==> flow/design.v <==
module C2(d00, d01, d10, d11, a1, b1, a0, b0, out);
	input d00, d01, d10, d11, a1, b1, a0, b0;
	output out;
	wire s1, s0;
	assign s1 = a1 || b1;
	assign s0 = a0 && b0;
	assign out = {s1, s0} == 2'b00 ? d00:
	     	{s1, s0} == 2'b01 ? d01:
	     	{s1, s0} == 2'b10 ? d10: d11;
endmodule
module Not(x, nx);
input x;
output nx;
C2 myc2(1'b1, 1'b1, 1'b1, 1'b0, x, x, x, x, nx);
endmodule
module Xor(a, b, c, out);
input a, b, c;
output out;
wire nc;
Not mynot(c, nc);
C2 myc2(c, nc, nc, c, a, b, a, b, out);
endmodule
module Co(a, b, c, out);
input a, b, c;
output out;
C2 myc2(1'b0, c, c, 1'b1, a, b, a, b, out);
endmodule
module FA(a, b, ci, co, res);
input a, b, ci;
output co, res;
Xor myxor(a, b, ci, res);
Co myco(a, b, ci, co);
endmodule
module And1bit(a, b, res);
input a, b;
output res;
C2 myc2(1'b0, 1'b0, 1'b0, 1'b1, a, b, a, b, res);
endmodule
module And5bit(a, b, res);
input [4:0] a, b;
output [4:0] res;
C2 myc21(1'b0, 1'b0, 1'b0, 1'b1, a[4], b[4], a[4], b[4], res[4]);
C2 myc22(1'b0, 1'b0, 1'b0, 1'b1, a[3], b[3], a[3], b[3], res[3]);
C2 myc23(1'b0, 1'b0, 1'b0, 1'b1, a[2], b[2], a[2], b[2], res[2]);
C2 myc24(1'b0, 1'b0, 1'b0, 1'b1, a[1], b[1], a[1], b[1], res[1]);
C2 myc25(1'b0, 1'b0, 1'b0, 1'b1, a[0], b[0], a[0], b[0], res[0]);
endmodule
module Or1bit(a0, a1, a2, a3, a4, a5, out);
input a0, a1, a2, a3, a4, a5;
output out;
wire w1, w2, w3, w4;
C2 myc21(1'b0, 1'b1, 1'b1, 1'b1, a0, a1, a0, a1, w1);
C2 myc22(1'b0, 1'b1, 1'b1, 1'b1, a2, a3, a2, a3, w2);
C2 myc23(1'b0, 1'b1, 1'b1, 1'b1, a4, a5, a4, a5, w3);
C2 myc24(1'b0, 1'b1, 1'b1, 1'b1, w1, w2, w1, w2, w4);
C2 myc25(1'b0, 1'b1, 1'b1, 1'b1, w4, w3, w4, w3, out);
endmodule
module Adder11(a, b, out);
	input [9:0] a, b;
	output [10:0] out;
	wire [10:0] c;
	FA FA1(a[0], b[0], 1'b0, c[0], out[0]);
	FA FA2(a[1], b[1], c[0], c[1], out[1]);
	FA FA3(a[2], b[2], c[1], c[2], out[2]);
	FA FA4(a[3], b[3], c[2], c[3], out[3]);
	FA FA5(a[4], b[4], c[3], c[4], out[4]);
	FA FA6(a[5], b[5], c[4], c[5], out[5]);
	FA FA7(a[6], b[6], c[5], c[6], out[6]);
	FA FA8(a[7], b[7], c[6], c[7], out[7]);
	FA FA9(a[8], b[8], c[7], c[8], out[8]);
	FA FA10(a[9], b[9], c[8], c[9], out[9]);
	FA FA11(a[9], b[9], c[9], c[10], out[10]);
endmodule	 
module Adder12(a, b, out);
	input [10:0] a, b;
	output [11:0] out;
	wire [11:0] c;
	FA FA1(a[0], b[0], 1'b0, c[0], out[0]);
	FA FA2(a[1], b[1], c[0], c[1], out[1]);
	FA FA3(a[2], b[2], c[1], c[2], out[2]);
	FA FA4(a[3], b[3], c[2], c[3], out[3]);
	FA FA5(a[4], b[4], c[3], c[4], out[4]);
	FA FA6(a[5], b[5], c[4], c[5], out[5]);
	FA FA7(a[6], b[6], c[5], c[6], out[6]);
	FA FA8(a[7], b[7], c[6], c[7], out[7]);
	FA FA9(a[8], b[8], c[7], c[8], out[8]);
	FA FA10(a[9], b[9], c[8], c[9], out[9]);
	FA FA11(a[10], b[10], c[9], c[10], out[10]); 
	FA FA12(a[10], b[10], c[10], c[11], out[11]);
endmodule	 
module Abs #(parameter N = 5) (a, signbit, out);
    input[N-1:0] a;
    input signbit;
    output[N-1:0] out;
    wire [10:0] tmpout;
    wire[N-1:0] not_a;
    wire co;
    genvar i;
    generate
        for (i = 0; i < N; i = i + 1) begin
            Xor xor_ins(a[i], signbit, 1'b0, not_a[i]);
        end
    endgenerate
   Adder11 adder1 ({{(10-N){1'b0}}, not_a}, {{9{1'b0}}, signbit}, tmpout);
   assign out = tmpout[N-1:0];
endmodule
module Cell(input xn, am, Sin, Cin, output Cout, Sout);
  wire t;
  And1bit myand1(xn, am, t);
  wire xortmp;
  Xor myxor(t, Sin, Cin, Sout);
  Xor myxor3(Sin, Cin, 1'b0, t1);
  And1bit myand2(t, t1, t2);
  And1bit myand3(Cin, Sin, t3);
  Or1bit myor1(t2, t3, 1'b0, 1'b0, 1'b0, 1'b0, Cout);
endmodule
module Multiplier(a_2, x_2, out);
  parameter m = 5;
  parameter n = 5;
  output [m+n-1:0] out;
  wire [m+n-1:0] product;
  input [m-1:0] a_2;
  input [n-1:0] x_2;
  wire [m-1:0] a;
  wire [n-1:0] x;
  Abs #(m) a1(a_2, a_2[m - 1], a);
  Abs #(m) a2(x_2, x_2[m - 1], x);
  wire c_partial[m*n:0] ;
  wire s_partial[m*n:0] ;
  genvar i;
  generate
    for(i=0; i<m; i=i+1)
    begin
      Cell mycell(x[0], a[i], 1'b0, 1'b0, c_partial[i], s_partial[i]);
    end
  endgenerate
  genvar j, k;
  generate
    for(k=0; k<n-1; k=k+1)
    begin
      for(j=0; j<m-1; j=j+1)
      begin
  	 Cell mycell2(x[k + 1], a[j], s_partial[m*(k + 1) + j - m + 1], c_partial[m*(k+1)+j-m], c_partial[m*(k+1)+j], s_partial[m*(k+1)+j]);
      end
    end
  endgenerate
  genvar z;
  generate
    for(z=0; z<n-1; z=z+1)
    begin
      Cell c_middle_last_col(x[z+1], a[+(m-1)], 1'b0, c_partial[m*(z+1)+(m-1)-m], c_partial[m*(z+1)+(m-1)], s_partial[m*(z+1)+(m-1)]);
    end
  endgenerate
  wire c_last_partial[m-1:0] ;
  wire s_last_partial[m-2:0] ;
  assign c_last_partial[0] = 1'b0;
  genvar l;
  generate
    for(l=0; l<m-1; l=l+1)
    begin
      FA c_last(c_partial[(n-1)*m+l], s_partial[(n-1)*m+l+1], c_last_partial[l], c_last_partial[l+1], s_last_partial[l]);
    end
  endgenerate
  generate
    for(i=0; i<n; i=i+1)
    begin
      assign product[i] = s_partial[m*i];
    end
  endgenerate
  generate
    for(i=n; i<n+m-1; i=i+1)
    begin
      assign product[i] = s_last_partial[i-n];
    end
  endgenerate
  assign product[m+n-1] = c_last_partial[m-2];
  wire signbit_res;
  Xor xor1(a_2[m-1], x_2[n-1], 1'b0, signbit_res);
  Abs #(m+n) newAbs(product, signbit_res, out);
endmodule
module Mux2to1(a, b, sel, c);
	input [4:0] a, b;
	input sel;
	output [4:0] c;
	C2 myc2(a[0], a[0], b[0], b[0], sel, sel, sel, sel, c[0]); 
	C2 myc21(a[1], a[1], b[1], b[1], sel, sel, sel, sel, c[1]);
	C2 myc22(a[2], a[2], b[2], b[2], sel, sel, sel, sel, c[2]);
	C2 myc23(a[3], a[3], b[3], b[3], sel, sel, sel, sel, c[3]);
	C2 myc24(a[4], a[4], b[4], b[4], sel, sel, sel, sel, c[4]);
endmodule    
module iszer(A, out);
input [4:0] A;
output out;
Or1bit myOr1(A[4], A[3], A[2], A[1], A[0], 1'b0, out);
endmodule
module reg5bit(a, en, clk, rst, out);
input clk, rst, en;
input [4:0] a;
output [4:0] out;
wire b4, b3, b2, b1, b0;
S2 reg4(out[4], a[4], 1'b0, 1'b0, 1'b0, 1'b0, en, en, rst, clk, b4);
S2 reg3(out[3], a[3], 1'b0, 1'b0, 1'b0, 1'b0, en, en, rst, clk, b3);
S2 reg2(out[2], a[2], 1'b0, 1'b0, 1'b0, 1'b0, en, en, rst, clk, b2);
S2 reg1(out[1], a[1], 1'b0, 1'b0, 1'b0, 1'b0, en, en, rst, clk, b1);
S2 reg0(out[0], a[0], 1'b0, 1'b0, 1'b0, 1'b0, en, en, rst, clk, b0);
assign out = {b4, b3, b2, b1, b0};
endmodule
module reg10bit(A, clk, rst, out);
input clk, rst;
input [9:0] A;
output [9:0] out;
wire b9, b8, b7, b6, b5, b4, b3, b2, b1, b0;
S2 reg9(A[9], 1'b0, 1'b0, 1'b0, 1'b0, 1'b0, 1'b0, 1'b0, rst, clk, b9);
S2 reg8(A[8], 1'b0, 1'b0, 1'b0, 1'b0, 1'b0, 1'b0, 1'b0,  rst, clk, b8);
S2 reg7(A[7], 1'b0, 1'b0, 1'b0, 1'b0, 1'b0, 1'b0, 1'b0,  rst, clk, b7);
S2 reg6(A[6], 1'b0, 1'b0, 1'b0, 1'b0, 1'b0, 1'b0, 1'b0,  rst, clk, b6);
S2 reg5(A[5], 1'b0, 1'b0, 1'b0, 1'b0, 1'b0, 1'b0, 1'b0, rst, clk, b5);
S2 reg4(A[4], 1'b0, 1'b0, 1'b0, 1'b0, 1'b0, 1'b0, 1'b0,  rst, clk, b4);
S2 reg3(A[3], 01'b0, 1'b0, 1'b0, 1'b0, 1'b0, 1'b0, 1'b0,  rst, clk, b3);
S2 reg2(A[2], 1'b0, 1'b0, 1'b0, 1'b0, 1'b0, 1'b0, 1'b0,  rst, clk, b2);
S2 reg1(A[1], 01'b0, 1'b0, 1'b0, 1'b0, 1'b0, 1'b0, 1'b0,  rst, clk, b1);
S2 reg0(A[0], 01'b0, 1'b0, 1'b0, 1'b0, 1'b0, 1'b0, 1'b0,  rst, clk, b0);
assign out = {b9, b8, b7, b6, b5, b4, b3, b2, b1, b0};
endmodule
module S2(d00, d01, d10, d11, a1, b1, a0, b0, clr, clk, out);
input d00, d01, d10, d11, a1, b1, a0, b0, clr, clk;
output reg out;
wire s1, s0, d;
assign s1 = a1 || b1;
assign s0 = a0 && b0;
assign d = {s1, s0} == 2'b00 ? d00 :
	   {s1, s0} == 2'b01 ? d01 :
	   {s1, s0} == 2'b10 ? d10 : d11;
always@(posedge clk) begin
	if (clr) out <= 1'b0;
	else out <= d;
end
endmodule
module Actfun(A, out);
input [11:0] A;
output [4:0] out;
wire lb;
wire[11:0] B;
assign lb = A[11];
C2 c0(A[11], 1'b0, 1'b0, 1'b0, lb, lb, lb, lb, B[11]);
C2 c1(A[10], 1'b0, 1'b0, 1'b0, lb, lb, lb, lb, B[10]);
C2 c2(A[9], 1'b0, 1'b0, 1'b0, lb, lb, lb, lb, B[9]);
C2 c3(A[8], 1'b0, 1'b0, 1'b0, lb, lb, lb, lb, B[8]);
C2 c4(A[7], 1'b0, 1'b0, 1'b0, lb, lb, lb, lb, B[7]);
C2 c5(A[6], 1'b0, 1'b0, 1'b0, lb, lb, lb, lb, B[6]);
C2 c6(A[5], 1'b0, 1'b0, 1'b0, lb, lb, lb, lb, B[5]);
C2 c7(A[4], 1'b0, 1'b0, 1'b0, lb, lb, lb, lb, B[4]);
C2 c8(A[3], 1'b0, 1'b0, 1'b0, lb, lb, lb, lb, B[3]);
C2 c9(A[2], 1'b0, 1'b0, 1'b0, lb, lb, lb, lb, B[2]);
C2 c10(A[1], 1'b0, 1'b0, 1'b0, lb, lb, lb, lb, B[1]);
C2 c11(A[0], 1'b0, 1'b0, 1'b0, lb, lb, lb, lb, B[0]);
assign out = {B[11], B[6:3]};
endmodule
module PU(x1, w1, x2, w2, x3, w3, x4, w4, clk, rst, out);
input [4:0] x1, x2, x3, x4, w1, w2, w3, w4;
input clk, rst;
output [4:0] out;
wire [9:0] mres1, mres2, mres3, mres4, mreg1, mreg2, mreg3, mreg4;
wire [10:0] addres1, addres2;
wire [11:0] addres3;
Multiplier mul1(x1, w1, mres1);
Multiplier mul2(x2, w2, mres2);
Multiplier mul3(x3, w3, mres3);
Multiplier mul4(x4, w4, mres4);
reg10bit reg1(mres1, clk, rst, mreg1);
reg10bit reg2(mres2, clk, rst, mreg2);
reg10bit reg3(mres3, clk, rst, mreg3);
reg10bit reg4(mres4, clk, rst, mreg4);
Adder11 add1(mreg1, mreg2, addres1);
Adder11 add2(mreg3, mreg4, addres2);
Adder12 add3(addres1, addres2, addres3);
Actfun myfun(addres3, out);
endmodule
module DataPath(clk, rst, ix1, ix2, ix3, ix4, ieps, wen, wene, sel, zer, out);
input clk, rst, wen, wene, sel;
input [4:0] ix1, ix2, ix3, ix4, ieps;
output zer;
output [4:0] out;
wire [4:0] xp1, xp2, xp3, xp4, w1, w2, w3, w4, x1, x2, x3, x4, eps, initx1, initx2, initx3, initx4;
wire zx1, zx2, zx3, zx4, nsel;
Mux2to1 mux1(ix1, xp1, sel, w1);
Mux2to1 mux2(ix2, xp2, sel, w2);
Mux2to1 mux3(ix3, xp3, sel, w3);
Mux2to1 mux4(ix4, xp4, sel, w4);
Not Not1(sel, nsel);
reg5bit my_x1(w1, wen, clk, rst, x1);
reg5bit my_x2(w2, wen, clk, rst, x2);
reg5bit my_x3(w3, wen, clk, rst, x3);
reg5bit my_x4(w4, wen, clk, rst, x4);
reg5bit my_ix1(ix1, nsel, clk, rst, initx1);
reg5bit my_ix2(ix2, nsel, clk, rst, initx2);
reg5bit my_ix3(ix3, nsel, clk, rst, initx3);
reg5bit my_ix4(ix4, nsel, clk, rst, initx4);
reg5bit my_eps(ieps, wene, clk, rst, eps);
wire [4:0] one2c = 4'b01000;
PU PU1(x1, one2c, x2, eps, x3, eps, x4, eps, clk, rst, xp1);
PU PU2(x1, eps, x2, one2c, x3, eps, x4, eps, clk, rst, xp2);
PU PU3(x1, eps, x2, eps, x3, one2c, x4, eps, clk, rst, xp3);
PU PU4(x1, eps, x2, eps, x3, eps, x4, one2c, clk, rst, xp4);
iszer zerx1(x1, zx1);
iszer zerx2(x2, zx2);
iszer zerx3(x3, zx3);
iszer zerx4(x4, zx4);
wire [4:0] resx1, resx2, resx3, resx4;
And5bit myand1({5{zx1}}, initx1, resx1);
And5bit myand2({5{zx2}}, initx2, resx2);
And5bit myand3({5{zx3}}, initx3, resx3);
And5bit myand4({5{zx4}}, initx4, resx4);
Or1bit myor1(resx1[0], resx2[0], resx3[0], resx4[0], 1'b0, 1'b0, out[0]);
Or1bit myor2(resx1[1], resx2[1], resx3[1], resx4[1], 1'b0, 1'b0, out[1]);
Or1bit myor3(resx1[2], resx2[2], resx3[2], resx4[2], 1'b0, 1'b0, out[2]);
Or1bit myor4(resx1[3], resx2[3], resx3[3], resx4[3], 1'b0, 1'b0, out[3]);
Or1bit myor5(resx1[4], resx2[4], resx3[4], resx4[4], 1'b0, 1'b0, out[4]);
wire rega1, rega2, rega3, rega4, rega5, rega6;
And1bit myand5(zx1, zx2, rega1);
And1bit myand6(zx1, zx3, rega2);
And1bit myand7(zx1, zx4, rega3);
And1bit myand8(zx2, zx3, rega4);
And1bit myand9(zx2, zx4, rega5);
And1bit myand10(zx3, zx4, rega6);
Or1bit mynewor(rega1, rega2, rega3, rega4, rega5, rega6, zer);
endmodule
module controller(clk, rst, start, zer, wen, wenep, sel, done);
	input clk, rst, start, zer;
	output wen, wenep, sel, done;
	wire Q1, Q2, Q3, Q21, Q22, Q23, Q31, Q32, wen2;
	S2 newQ1(1'b0, 1'b1, 1'b0, 1'b0, Q1, zer, Q2, Q3, rst, clk, Q1);
	C2 newQ21(1'b0, 1'b0, 1'b1, 1'b0, Q2, Q2, Q3, Q3, Q21);
	C2 newQ22(1'b0, 1'b0, 1'b0, 1'b1, Q2, Q2, zer, zer, Q22);
	C2 newQ23(1'b0, 1'b1, 1'b0, 1'b0, Q2, start, Q3, Q3, Q23);
	S2 newQ2(Q23, Q23, 1'b1, 1'b1, Q21, Q22, 1'b1, 1'b1, rst, clk, Q2);
	C2 newQ31(1'b0, 1'b0, 1'b1, 1'b0, Q2, Q2, Q3, Q3, Q31);
	C2 newQ32(1'b0, 1'b1, 1'b0, 1'b0, Q1, Q2, start, start, Q32);
	S2 newQ3(1'b0, 1'b0, 1'b1, 1'b1, Q31, Q32, 1'b1, 1'b1, rst, clk, Q3);
	C2 newwen1(1'b0, 1'b1, 1'b0, 1'b0, Q1, Q2, Q3, Q3, wenep);
	C2 newwen2(1'b0, 1'b1, 1'b0, 1'b0, Q1, Q1, Q2, Q3, sel);
	C2 newwen(1'b0, 1'b0, 1'b1, 1'b1, wenep, sel, 1'b1, 1'b1, wen);
	C2 newdone(1'b0, 1'b1, 1'b0, 1'b0, Q2, Q3, Q1, Q1, done);
endmodule
module maxfinder(clk, rst, start, x1, x2, x3, x4, eps, done, result);
input clk, start, rst;
input [4:0] x1, x2, x3, x4, eps;
output done;
output [4:0] result;
wire wen, wenep, sel, zer;
DataPath datapath(clk, rst, x1, x2, x3, x4, eps, wen, wenep, sel, zer, result);
controller con(clk, rst, start, zer, wen, wenep, sel, done);
endmodule
* Tool chain data of maxfinder *
Tool output for the design above, in the order of the flow.
Line numbers count from 1 in the design file above.
Operators: Yosys type, input widths -> output width; for muxes data width and select width s.
Cell names lack the library's common part.
A cell with - has no value.

inputs
  top module = maxfinder
  clock input = clk
  library = sky130hd
  library corner = tt_025C_1v80

* After elaboration *
Source: Yosys, flattened and elaborated, memories not mapped. Widths are those after wreduce. Registers that Yosys merges into a memory's read port (data or address) are not register bits. Print and check cells do not count.

cells by class
  reductions and logical operators = 3964
  equal/unequal tests = 2308
  mux-type cells = 5711

operators with widths
  kind                count
  $mux 1              5711
  $logic_not 2->1     2004
  $eq 2x1->1 const B  1157
  $eq 2x2->1 const B  1151
  $logic_or 1x1->1    978
  $logic_and 1x1->1   972
  $reduce_or 2->1     10

word-level totals
  flip-flop bits (word level) = 128
  input bits = 28
  word-level cells = 12111
  output and inout port bits = 6

* Depth *
Depth = most cells in a row (Yosys ltp): at word level without a register or memory, in the mapped netlist without a sequential cell, where the memories' decode and read muxes count.

logic depth
  word-level depth = 125
  ABC_AREA = 0
  gate-level depth with buffers = 31
  depth with buffers taken out = 31

* Synthesis result *
The flow's flattened synthesis, as Yosys stat reports it; memories are mapped. The netlist is that of the ABC_AREA named above (0 if unset); the other value can give another one.

mapped netlist
  buffer cells = 47
  mapped area = 12532.0 sq um
  sequential area = 2322.2 sq um
  mapped flip-flops = 116
  cells in the netlist = 1384

cells by type
  cell type  count  total area (sq um)
  ha_1       234    2.93E+03
  dfxtp_1    116    2.32E+03
  fa_1       114    2.28E+03
  inv_1      228    855.821
  and2_1     71     444.176
  nand2_1    114    427.91
  a21oi_1    76     380.365
  xnor2_1    41     359.094
  nor2b_1    57     356.592
  xor2_1     34     297.786
  nor2_1     55     206.448
  clkbuf_1   37     138.883
  o21ai_0    23     115.11
  a211oi_1   12     90.086
  a22oi_1    11     82.579
  a222oi_1   8      80.077
  nor3_1     15     75.072
  a21o_1     9      67.565

Not listed: further types 51, cells in them 129.
The figures by module come from a second, unflattened synthesis with its own total; it is not the netlist above.

unflattened totals
  cells (unflattened synthesis) = 33578
  area total of the unflattened synthesis = 282229.4 sq um

Rows give one instance, submodules left out.

modules
  module      area (sq um)  times used  cells  seq. area (sq um)
  C2          30.0          7782        3      0.0
  Not         7.5           1865        2      0.0
  S2          63.8          208         5      20.0
  And1bit     7.5           1206        2      0.0
  Co          7.5           728         2      0.0
  Or1bit      7.5           410         2      0.0
  Cell        3.8           400         1      0.0
  reg10bit    78.8          16          11     0.0
  reg5bit     41.3          9           6      0.0
  Adder11     3.8           56          1      0.0
  Abs (N=5)   3.8           32          1      0.0
  Abs (N=10)  3.8           16          1      0.0
  Multiplier  3.8           16          1      0.0
  And5bit     7.5           4           2      0.0

Modules not listed: 10.

* Path before layout *
Source: OpenSTA report_checks on the synthesized netlist (no wires, ideal clock, input and output delay 20% of the period each), path of least setup slack; recovery checks are left aside. Register names are those of the netlist, which keeps one name where synthesis merged equal registers.

timing path post-synthesis
  path type = flip-flop to flip-flop
  from = register (name not given)
  to = register datapath.my_x1.reg1.out
  clock period = 9.0 ns
  library setup time = 0.100 ns
  data required time = 8.900 ns
  data arrival time = 5.812 ns
  time at the first pin = 0.000 ns
  delay of the path = 5.912 ns
  stages = 25
  slack = 3.088 ns
  path buffers = 0
  period reached after synthesis = 5.912 ns

"delay of the path" = arrival - input delay + setup time.
"stages" counts driving pins, that of a launching flip-flop among them; a cell with two outputs on the path counts twice.
"period reached after synthesis" is the clock period less the worst setup slack; recovery checks do not enter. This is arithmetic on one report: input and output delays are still those of the set period (20% each).
The rows between start and end are the longest chain of elaborated cells between them; the timing report does not say that the signal goes this way. Where chains are equally long, one stands for them.
A line is the first line of the expression or statement that the cell stems from. Yosys adds cells for indexed reads and writes and turns some case tables into memories.

on the way, post-synthesis
  cells stage by stage = dfxtp_1 inv_1 ha_1 ha_1 a211oi_1 fa_1 inv_1 fa_1 fa_1 fa_1 fa_1 inv_1 fa_1 fa_1 inv_1 ha_1 a21boi_0 o31a_1 ha_1 a21oi_1 o21ai_0 a21oi_1 nor2_1 a211o_1 a2111oi_4
  length of the longest elaborated chain = 54
  elaborated cells on any way between the ends = 220
  source lines of those cells = 7
  classes of those cells = eq/ne: 44; mux: 131; reduce/logical: 45

ends and longest elaborated chain, post-synthesis
  element            RTL line  source
  $logic_and 1x1->1  6         assign s0 = a0 && b0;
  $eq 2x2->1         9         {s1, s0} == 2'b10 ? d10: d11;
  $mux 1             9
  $mux 1             8         {s1, s0} == 2'b01 ? d01:
  $mux 1             7         assign out = {s1, s0} == 2'b00 ? d00:
  $eq 2x2->1         9
  $mux 1             9
  (+40 left out)     -
  $mux 1             7
  $logic_not 2->1    7
  $mux 1             7
  $mux 1             8
  $mux 1             7
  $mux 1             232       {s1, s0} == 2'b01 ? d01 :
  $mux 1             231       assign d = {s1, s0} == 2'b00 ? d00 :
  to (assign)        235       if (clr) out <= 1'b0;
  to (assign)        236       else out <= d;
  to (decl)          227       output reg out;

* Path in the finished layout *
Path of least setup slack in the final report of record 1 (OpenROAD, finished layout, wires in). Where an end is a register, its clock arrival counts in the times.

timing path after layout
  path type = flip-flop to flip-flop
  from = register datapath.PU4.reg1.reg1.out
  to = register datapath.my_x4.reg3.out
  time at the first pin = 0.44 ns
  stages = 22
  data arrival time = 6.84 ns
  library setup time = 0.05 ns
  slack = 2.55 ns
  clock period = 9.0 ns
  data required time = 9.39 ns
  path buffers = 0

The rows between start and end are the longest chain of elaborated cells between them; the timing report does not say that the signal goes this way. Where chains are equally long, one stands for them.

on the way, after layout
  cells stage by stage = dfxtp_1 inv_1 ha_1 ha_1 a211oi_1 fa_1 fa_1 fa_1 fa_1 fa_1 fa_1 fa_1 inv_1 ha_1 a21boi_0 o31a_1 ha_1 a21oi_1 o221ai_1 a21oi_2 a222oi_1 inv_1
  length of the longest elaborated chain = 54
  elaborated cells on any way between the ends = 220
  source lines of those cells = 7
  classes of those cells = eq/ne: 44; mux: 131; reduce/logical: 45

ends and longest elaborated chain, after layout
  element            RTL line  source
  from (decl)        227       output reg out;
  from (assign)      235       if (clr) out <= 1'b0;
  from (assign)      236       else out <= d;
  $logic_and 1x1->1  6         assign s0 = a0 && b0;
  $eq 2x2->1         9         {s1, s0} == 2'b10 ? d10: d11;
  $mux 1             9
  $mux 1             8         {s1, s0} == 2'b01 ? d01:
  $mux 1             7         assign out = {s1, s0} == 2'b00 ? d00:
  $eq 2x2->1         9
  $mux 1             9
  (+40 left out)     -
  $mux 1             7
  $logic_not 2->1    7
  $mux 1             7
  $mux 1             8
  $mux 1             7
  $mux 1             232       {s1, s0} == 2'b01 ? d01 :
  $mux 1             231       assign d = {s1, s0} == 2'b00 ? d00 :
  to (assign)        235
  to (assign)        236
  to (decl)          227

--- measured runs ---
Measured results for maxfinder: 5 stored runs of the Yosys and OpenROAD flow on sky130hd. The settings differ; the order carries no meaning. The constraints put input and output delay at 20% of the set period each and load the outputs with 0.01 pF.
"achieved clock period (ns)": clock period set for the run, less the worst setup slack. It is reckoned from that one timing run; input and output delays stay at 20% of the period that was set.
"worst setup path time (ns)" is the time allowed to the run's worst setup path (the clock period less input and output delay, where it has them) less its slack. Clock arrival times count: a late capture clock shortens it, a late launch clock lengthens it.
"finish__power__total" rests on the timing tool's default activity at the inputs, not on a simulated workload.

settings of record 1
{
  "CELL_PAD_IN_SITES_DETAIL_PLACEMENT": 1,
  "CORE_ASPECT_RATIO": 1.99,
  "CORE_MARGIN": 4,
  "CORE_UTILIZATION": 40,
  "CTS_CLUSTER_DIAMETER": 49,
  "GPL_ROUTABILITY_DRIVEN": 1,
  "MAX_ROUTING_LAYER": "met5",
  "MIN_ROUTING_LAYER": "met2",
  "SETUP_SLACK_MARGIN": 2.31,
  "TNS_END_PERCENT": 20,
  "period_ns": 9.0,
  "CAP_MARGIN": 20,
  "SLEW_MARGIN": 20
}
report of record 1
yosys chip area after synthesis (um^2): 12532.0
finish__design__die__area: 34395.8
finish__design__instance__area__stdcell: 14014.7
finish__design__instance__utilization: 0.4525
finish__timing__setup__ws: 2.550
finish__timing__setup__tns: 0.000
finish__timing__hold__ws: 0.452
finish__power__total: 2.857e-03
achieved clock period (ns): 6.450
worst setup path time (ns): 6.45
worst setup path kind: flip-flop to flip-flop

settings of record 2
{
  "CORE_ASPECT_RATIO": 1.99,
  "CORE_UTILIZATION": 40,
  "GPL_ROUTABILITY_DRIVEN": 1,
  "MAX_ROUTING_LAYER": "met4",
  "MIN_ROUTING_LAYER": "met2",
  "period_ns": 9.0,
  "CAP_MARGIN": 20,
  "CORE_MARGIN": 2,
  "SLEW_MARGIN": 20
}
report of record 2
yosys chip area after synthesis (um^2): 12532.0
finish__design__die__area: 32847.2
finish__design__instance__area__stdcell: 13865.8
finish__design__instance__utilization: 0.4477
finish__timing__setup__ws: 2.130
finish__timing__setup__tns: 0.000
finish__timing__hold__ws: 0.451
finish__power__total: 2.655e-03
achieved clock period (ns): 6.870
worst setup path time (ns): 6.87
worst setup path kind: flip-flop to flip-flop

settings of record 3
{
  "CAP_MARGIN": 20,
  "CELL_PAD_IN_SITES_DETAIL_PLACEMENT": 0,
  "CELL_PAD_IN_SITES_GLOBAL_PLACEMENT": 3,
  "CORE_ASPECT_RATIO": 0.78,
  "CORE_UTILIZATION": 30,
  "CTS_CLUSTER_DIAMETER": 164,
  "GPL_ROUTABILITY_DRIVEN": 1,
  "SETUP_SLACK_MARGIN": 1.46,
  "TNS_END_PERCENT": 70,
  "period_ns": 5.84,
  "CORE_MARGIN": 2,
  "SLEW_MARGIN": 20
}
report of record 3
yosys chip area after synthesis (um^2): 12532.0
finish__design__die__area: 43437.3
finish__design__instance__area__stdcell: 15686.3
finish__design__instance__utilization: 0.3784
finish__timing__setup__ws: 0.215
finish__timing__setup__tns: 0.000
finish__timing__hold__ws: 0.450
finish__power__total: 4.597e-03
achieved clock period (ns): 5.625
worst setup path time (ns): 5.63
worst setup path kind: flip-flop to flip-flop

settings of record 4
{
  "ABC_AREA": 1,
  "CORE_ASPECT_RATIO": 1.1,
  "CORE_UTILIZATION": 47,
  "GPL_ROUTABILITY_DRIVEN": 0,
  "GPL_TIMING_DRIVEN": 1,
  "MAX_ROUTING_LAYER": "met4",
  "PLACE_DENSITY": 0.93,
  "SETUP_SLACK_MARGIN": 1.7,
  "period_ns": 6.2,
  "CAP_MARGIN": 20,
  "CORE_MARGIN": 2,
  "SLEW_MARGIN": 20
}
report of record 4
yosys chip area after synthesis (um^2): 12573.3
finish__design__die__area: 28076.7
finish__design__instance__area__stdcell: 15472.3
finish__design__instance__utilization: 0.5901
finish__timing__setup__ws: 0.313
finish__timing__setup__tns: 0.000
finish__timing__hold__ws: 0.477
finish__power__total: 5.686e-03
achieved clock period (ns): 5.887
worst setup path time (ns): 5.89
worst setup path kind: flip-flop to flip-flop

settings of record 5
{
  "CAP_MARGIN": 20,
  "CELL_PAD_IN_SITES_GLOBAL_PLACEMENT": 2,
  "CORE_MARGIN": 4,
  "CORE_UTILIZATION": 23,
  "GPL_TIMING_DRIVEN": 0,
  "MIN_ROUTING_LAYER": "met1",
  "PLACE_DENSITY_LB_ADDON": 0.07,
  "SETUP_SLACK_MARGIN": 0.84,
  "TNS_END_PERCENT": 80,
  "period_ns": 4.33,
  "SLEW_MARGIN": 20
}
report of record 5
yosys chip area after synthesis (um^2): 12532.0
finish__design__die__area: 58286.0
finish__design__instance__area__stdcell: 16424.5
finish__design__instance__utilization: 0.3046
finish__timing__setup__ws: -1.531
finish__timing__setup__tns: -27.780
finish__timing__hold__ws: 0.457
finish__power__total: 6.359e-03
achieved clock period (ns): 5.861
worst setup path time (ns): 5.86
worst setup path kind: flip-flop to flip-flop
--- end ---
